==> flow/design.v <==
`timescale 1ns / 1ps
module ALU_microprocessor (
  input      [ 5:0]   alu_ctrl  ,
  input      [31:0]   in_1      ,
  input      [31:0]   in_2      ,
  input               alu_clk   ,
  output reg [31:0]   alu_rslt  ,
  output     [ 4:0]   alu_checks             
);
reg             N;                           
reg             Z;                           
reg             C;                           
reg             V;                           
reg             P;                           
always @(posedge alu_clk) begin
  case(alu_ctrl)
    5'd0 :  begin   
      {C,alu_rslt} = in_1 + in_2;            
      Z            = (alu_rslt==32'b0);
      N            = alu_rslt[31];
      V            = in_1[31]&&(in_2[31])&&(!alu_rslt[31]) || (!in_1[31])&&(!in_2[31])&&alu_rslt[31];
      P            = ^alu_rslt;
    end
    5'd1 :  begin   
      {C,alu_rslt} = in_1 + (-in_2);         
      C            = !C;
      Z            = (alu_rslt==32'b0);
      N            = alu_rslt[31];
      V            = in_1[31]&&(!in_2[31])&&(!alu_rslt[31]) || (!in_1[31])&&(in_2[31])&&alu_rslt[31];
      P            = ^alu_rslt;
    end
    5'd2 :  begin
      alu_rslt = in_1;                       
      Z        = (alu_rslt==32'b0);
      N        = alu_rslt[31];
      V        = 0;    
      C        = 0;
      P        = ^alu_rslt;
    end
     5'd3 :  begin
      alu_rslt = in_2;                       
      Z        = (alu_rslt==32'b0);
      N        = alu_rslt[31];
      V        = 0;    
      C        = 0;
      P        = ^alu_rslt;
    end
     5'd4 :  begin
      {C,alu_rslt} = in_1 + 1;               
      Z        = (alu_rslt==32'b0);
      N        = alu_rslt[31];
      V        = 0;
      P        = ^alu_rslt;    
    end
    5'd5 :  begin
      {C,alu_rslt} = in_2 + 1;               
      Z        = (alu_rslt==32'b0);
      N        = alu_rslt[31];
      V        = 0;   
      P        = ^alu_rslt; 
    end
    5'd6 :  begin
      alu_rslt = in_1 - 1;                   
      Z        = (alu_rslt==32'b0);
      N        = alu_rslt[31];
      V        = 0;    
      C        = alu_rslt[31];
      P        = ^alu_rslt;
    end
    5'd7 :  begin
      alu_rslt = in_2 - 1;                   
      Z        = (alu_rslt==32'b0);
      N        = alu_rslt[31];
      V        = 0;    
      C        = alu_rslt[31];
      P        = ^alu_rslt;
    end
    5'd8 :  begin   
      alu_rslt = in_1 & in_2;                
      Z        = (alu_rslt==32'b0);
      N        = alu_rslt[31];
      C        = 0;                          
      V        = 0;                          
      P        = ^alu_rslt;
    end
    5'd9 :  begin  
      alu_rslt = in_1 | in_2;                
      Z        = (alu_rslt==32'b0);
      N        = alu_rslt[31];
      V        = 0;                          
      C        = 0;                          
      P        = ^alu_rslt;
    end
    5'd10:  begin  
      alu_rslt = ~(in_1 & in_2);             
      Z        = (alu_rslt==32'b0);
      N        = alu_rslt[31];
      V        = 0;                          
      C        = 0;                          
      P        = ^alu_rslt;
    end
    5'd11:  begin  
      alu_rslt = ~(in_1 | in_2);             
      Z        = (alu_rslt==32'b0);
      N        = alu_rslt[31];
      V        = 0;                          
      C        = 0;                          
      P        = ^alu_rslt;
    end
    5'd12:  begin  
      alu_rslt = ~(in_1 ^ in_2);             
      Z        = (alu_rslt==32'b0);
      N        = alu_rslt[31];
      V        = 0;                          
      C        = 0;                          
      P        = ^alu_rslt;
    end
    5'd13:  begin  
      alu_rslt = in_1 ^ in_2;                
      Z        = (alu_rslt==32'b0);
      N        = alu_rslt[31];
      V        = 0;                          
      C        = 0;                          
      P        = ^alu_rslt;
    end
    5'd14:  begin  
      alu_rslt = ~in_1;                      
      Z        = (alu_rslt==32'b0);
      N        = alu_rslt[31];
      V        = 0;                          
      C        = 0;                          
      P        = ^alu_rslt;
    end
    5'd15:  begin  
      alu_rslt = ~in_2;                      
      Z        = (alu_rslt==32'b0);
      N        = alu_rslt[31];
      V        = 0;                          
      C        = 0;                          
      P        = ^alu_rslt;
    end
    5'd16:  begin
      alu_rslt = in_1 << 1;                  
      Z        = (alu_rslt==32'b0);
      N        = alu_rslt[31];
      V        = 0;                          
      C        = alu_rslt[31];
      P        = ^alu_rslt;
    end
    5'd17:  begin
      alu_rslt = in_2 << 1;                  
      Z        = (alu_rslt==32'b0);
      N        = alu_rslt[31];
      V        = 0;                          
      C        = alu_rslt[31];
      P        = ^alu_rslt;
    end
    5'd18:  begin
      alu_rslt = in_1 >> 1;                  
      Z        = (alu_rslt==32'b0);
      N        = alu_rslt[31];
      V        = 0;                          
      C        = alu_rslt[0];
      P        = ^alu_rslt;
    end
    5'd19:  begin
      alu_rslt = in_1 >> 1;                  
      Z        = (alu_rslt==32'b0);
      N        = alu_rslt[31];
      V        = 0;                          
      C        = alu_rslt[0];
      P        = ^alu_rslt;
    end
    5'd20:  begin
      alu_rslt = {in_1[30:0], in_1[31]};     
      Z        = (alu_rslt==32'b0);
      N        = 0;                          
      V        = 0;                          
      C        = 0;                          
      P        = ^alu_rslt;
    end
    5'd21:  begin
      alu_rslt = {in_2[30:0], in_2[31]};     
      Z        = (alu_rslt==32'b0);
      N        = 0;                          
      V        = 0;                          
      C        = 0;                          
      P        = ^alu_rslt;
    end
    5'd22:  begin
      alu_rslt = {in_1[0], in_1[31:1]};      
      Z        = (alu_rslt==32'b0);
      N        = 0;                          
      V        = 0;                          
      C        = 0;                          
      P        = ^alu_rslt;
    end
    5'd23:  begin
      alu_rslt = {in_2[0], in_2[31:1]};      
      Z        = (alu_rslt==32'b0);
      N        = 0;                          
      V        = 0;                          
      C        = 0;                          
      P        = ^alu_rslt;
    end
    default:  begin                          
      alu_rslt = 0; 
      {P,N,Z,C,V}= 5'b00100;                    
    end
  endcase  
end  
assign alu_checks = {P,V,Z,C,N};               
endmodule  
---- Step by step through the tools: ALU_microprocessor ----
The steps from the RTL of ALU_microprocessor to its reports follow in flow order.
Line numbers count from 1 in the design file above.
Operators: Yosys type, input widths -> output width; for muxes data width and select width s.
Cell names lack the library's common part.
A cell with - has no value.
design
  top ..................................... ALU_microprocessor
  clock port .............................. alu_clk
  cell library ............................ sky130hd
  timing corner ........................... tt_025C_1v80

---- Elaborated design ----
Counts by Yosys on the flattened word-level netlist (proc, flatten, opt, wreduce; memories kept). Register bits leave out memories and registers merged into their read ports (data or address); mux counts leave out enables and synchronous resets folded into registers. Print and check cells are left out.
bit counts
  bits in registers ....................... 37
  bits of input ports ..................... 71
  output and inout port bits .............. 37
  word-level cells ........................ 111
cells by class
  add/sub/neg operators ................... 7
  equality and inequality tests ........... 23
  multiplexer cells ....................... 6
  bitwise operators ....................... 8
  reduce/logical cells .................... 61
operator list
  cell                   number
  $logic_not 32->1       23
  $pmux 32 s23           1
  $reduce_xor 32->1      19
  $not 32->32            5
  $add 32x1->33 const B  2
  $sub 32x1->32 const B  2
  $eq 6x4->1 const B     8
  $eq 6x5->1 const B     8
  $add 32x32->33         1
  $add 32x33->33         1
  $neg 32->33            1
  $and 32x32->32         1
  $or 32x32->32          1
  $xor 32x32->32         1
  $eq 6x3->1 const B     4
  $pmux 1 s23            1
  $pmux 1 s19            1
  $pmux 1 s18            1
  $eq 6x2->1 const B     2
  $pmux 1 s9             1
  $logic_and 1x1->1      8
  $reduce_or 3->1        2
  $eq 6x1->1 const B     1
  $logic_not 6->1        1
  $logic_not 1->1        5
  $logic_or 1x1->1       2
  $reduce_or 2->1        1
  $pmux 1 s2             1

---- Longest topological paths ----
Longest topological path by Yosys (ltp), each cell counted once; first at word level (registers and memories cut), then after technology mapping (sequential cells cut; the memories' decode and read muxes count).
logic depth
  depth after elaboration ................. 6
  ABC_AREA ................................ 0
  mapped depth ............................ 22
  depth with buffers taken out ............ 21

---- Netlist ----
The flow's flattened synthesis, as Yosys stat reports it; memories are mapped. The netlist is that of the ABC_AREA named above (0 if unset); the other value can give another one.
mapped netlist
  standard cells after synthesis .......... 2342
  synthesis area .......................... 0.0180573 mm²
  area of sequential cells ................ 0.0007407 mm²
  mapped flip-flops ....................... 37
  buffers ................................. 123
cells by type
  type      number  total area (µm²)
  ha_1      437     5.47E+03
  xnor2_1   379     3.32E+03
  dfxtp_1   37      740.71
  inv_1     175     656.88
  nand2_1   170     638.112
  a21oi_1   103     515.494
  o21ai_0   103     515.494
  nor2_1    133     499.229
  nand4_1   75      469.2
  o221ai_1  38      332.819
  nand3_1   59      295.283
  mux2i_1   28      280.269
  o22ai_1   43      269.008
  clkbuf_1  64      240.23
  xor2_1    27      236.477
  nor3_1    47      235.226
  a222oi_1  23      230.221
  a221oi_1  26      227.718
Not listed: further types 77, cells in them 375.

---- Path before layout ----
OpenSTA on the mapped netlist: ideal clock, no wires. The path of least setup slack (recovery checks aside). Input and output delay are each 20% of the period. Register names are those of the netlist, which keeps one name where synthesis merged equal registers.
path after synthesis
  kind .................................... input to register
  from .................................... input in_1[2]
  to ...................................... register P
  clock period ............................ 7.0 ns
  external input delay .................... 1.400 ns
  setup time .............................. 0.133 ns
  launch time at the first pin ............ 1.400 ns
  arrival ................................. 5.587 ns
  data required time ...................... 6.867 ns
  slack ................................... 1.279 ns
  path delay .............................. 4.320 ns
  stages .................................. 21
  buffers on the path ..................... 1
  synthesis period reached ................ 5.721 ns
"path delay" = arrival - input delay + setup time.
"stages" counts driving pins, that of a launching flip-flop among them; a cell with two outputs on the path counts twice.
"synthesis period reached" is the clock period less the worst setup slack; recovery checks do not enter. This is arithmetic on one report: input and output delays are still those of the set period (20% each).
The rows between start and end are the longest chain of elaborated cells between them; the timing report does not say that the signal goes this way. Where chains are equally long, one stands for them.
Each line given opens the expression or statement behind the cell; cells for indexed reads and writes are added by Yosys, which also makes memories of some case tables.
At most two assigning lines are given for a register; there are more.
on the way, after synthesis
  cells stage by stage .................... clkbuf_1 inv_1 ha_1 ha_1 a221oi_2 o211ai_1 a221oi_2 o21ai_2 o31ai_4 a41o_1 o21ai_0 xnor2_1 ha_1 xnor2_1 xnor2_1 xnor2_1 xnor2_1 a32oi_1 o21ai_0 nor4_1 o211ai_2
  length of the longest elaborated chain .. 4
  elaborated cells between the ends (all ways) .. 26
  those cells by class .................... add/sub: 4; mux: 1; logic: 7; reduce/logical: 14
ends and longest elaborated chain, after synthesis
  element            line  source
  start, declared    4     input      [31:0]   in_1      ,
  $xor 32x32->32     111   alu_rslt = ~(in_1 ^ in_2);
  $not 32->32        111
  $reduce_xor 32->1  116   P        = ^alu_rslt;
  $pmux 1 s19        16    case(alu_ctrl)
  end, assigned      22    P            = ^alu_rslt;
  end, assigned      30    P            = ^alu_rslt;
  end, declared      14    reg             P;

---- Path in the finished layout ----
Path of least setup slack in the final report of entry C (OpenROAD, finished layout, wires in). Where an end is a register, its clock arrival counts in the times.
path post-layout
  kind .................................... input to register
  from .................................... input in_1[0]
  to ...................................... register P
  clock period ............................ 6.87 ns
  external input delay .................... 1.37 ns
  setup time .............................. 0.12 ns
  launch time at the first pin ............ 1.37 ns
  arrival ................................. 6.66 ns
  data required time ...................... 7.06 ns
  slack ................................... 0.40 ns
  stages .................................. 20
  buffers on the path ..................... 1
The rows between start and end are the longest chain of elaborated cells between them; the timing report does not say that the signal goes this way. Where chains are equally long, one stands for them.
At most two assigning lines are given for a register; there are more.
on the way, post-layout
  cells stage by stage .................... clkdlybuf4s50_1 ha_1 fa_1 a221oi_2 o211ai_1 a221oi_2 o21ai_2 o31ai_4 a41o_1 o21ai_0 xnor2_1 ha_1 xnor2_1 xnor2_1 xnor2_1 xnor2_1 a32oi_1 o21ai_0 nor4_1 o211ai_2
  length of the longest elaborated chain .. 4
  elaborated cells between the ends (all ways) .. 25
  those cells by class .................... add/sub: 4; mux: 1; logic: 7; reduce/logical: 13
ends and longest elaborated chain, post-layout
  element            line  source
  start, declared    4     input      [31:0]   in_1      ,
  $xor 32x32->32     111   alu_rslt = ~(in_1 ^ in_2);
  $not 32->32        111
  $reduce_xor 32->1  116   P        = ^alu_rslt;
  $pmux 1 s19        16    case(alu_ctrl)
  end, assigned      22    P            = ^alu_rslt;
  end, assigned      30    P            = ^alu_rslt;
  end, declared      14    reg             P;

Measured results for ALU_microprocessor: 4 stored runs of the Yosys and OpenROAD flow on sky130hd. The settings differ; the order carries no meaning. The constraints put input and output delay at 20% of the set period each and load the outputs with 0.01 pF.
"clock period achieved" = clock period - worst setup slack. The figure is calculated, with input and output delays left at 20% of the set period.
By "time used up by the worst setup path" is meant the share of the clock period that the worst setup path is allowed (20% is reserved at inputs, 20% at outputs), minus its slack. Clock arrival times at its registers enter into it.
"total power of the final layout" is the tool's figure for a default switching activity; nothing was simulated.

---- entry A ----
settings
  ABC_AREA = 1
  CELL_PAD_IN_SITES_DETAIL_PLACEMENT = 2
  CORE_UTILIZATION = 41
  CTS_CLUSTER_SIZE = 46
  GPL_TIMING_DRIVEN = 0
  MAX_ROUTING_LAYER = met5
  PLACE_DENSITY = 0.38
  SETUP_SLACK_MARGIN = 3.09
  TNS_END_PERCENT = 20
  period_ns = 12.0
  CAP_MARGIN = 20
  CORE_MARGIN = 2
  SLEW_MARGIN = 20
results
  not finished: placement ended with error DPL-0033

---- entry B ----
settings
  CAP_MARGIN = 15
  CELL_PAD_IN_SITES_DETAIL_PLACEMENT = 1
  CORE_UTILIZATION = 61
  CTS_CLUSTER_DIAMETER = 55
  CTS_CLUSTER_SIZE = 59
  GPL_ROUTABILITY_DRIVEN = 1
  GPL_TIMING_DRIVEN = 0
  HOLD_SLACK_MARGIN = -0.08
  MAX_ROUTING_LAYER = met4
  SETUP_SLACK_MARGIN = -0.4
  period_ns = 7.0
  CORE_MARGIN = 2
  SLEW_MARGIN = 20
results
  not finished: routing ended with error GRT-0116

---- entry C ----
settings
  CORE_UTILIZATION = 48
  period_ns = 6.87
  CAP_MARGIN = 20
  CORE_MARGIN = 2
  SLEW_MARGIN = 20
results
  time used up by the worst setup path .... 5.10 ns
  worst path kind ......................... input to register
  cell area after synthesis ............... 0.0180573 mm²
  setup slack of the worst path ........... 0.399 ns
  total negative slack on setup checks .... 0.000 ns
  clock period achieved ................... 6.471 ns
  smallest hold slack ..................... 1.814 ns
  post-route utilization .................. 0.549
  standard-cell area after layout ......... 0.0204922 mm²
  total power of the final layout ......... 3.328 mW
  die size ................................ 0.0391862 mm²

---- entry D ----
settings
  ABC_AREA = 0
  CAP_MARGIN = 30
  CELL_PAD_IN_SITES_GLOBAL_PLACEMENT = 3
  CORE_UTILIZATION = 68
  PLACE_DENSITY_LB_ADDON = 0.02
  SETUP_SLACK_MARGIN = 2.82
  period_ns = 10.0
  CORE_MARGIN = 2
  SLEW_MARGIN = 20
results
  not finished: placement ended with error FLW-0024
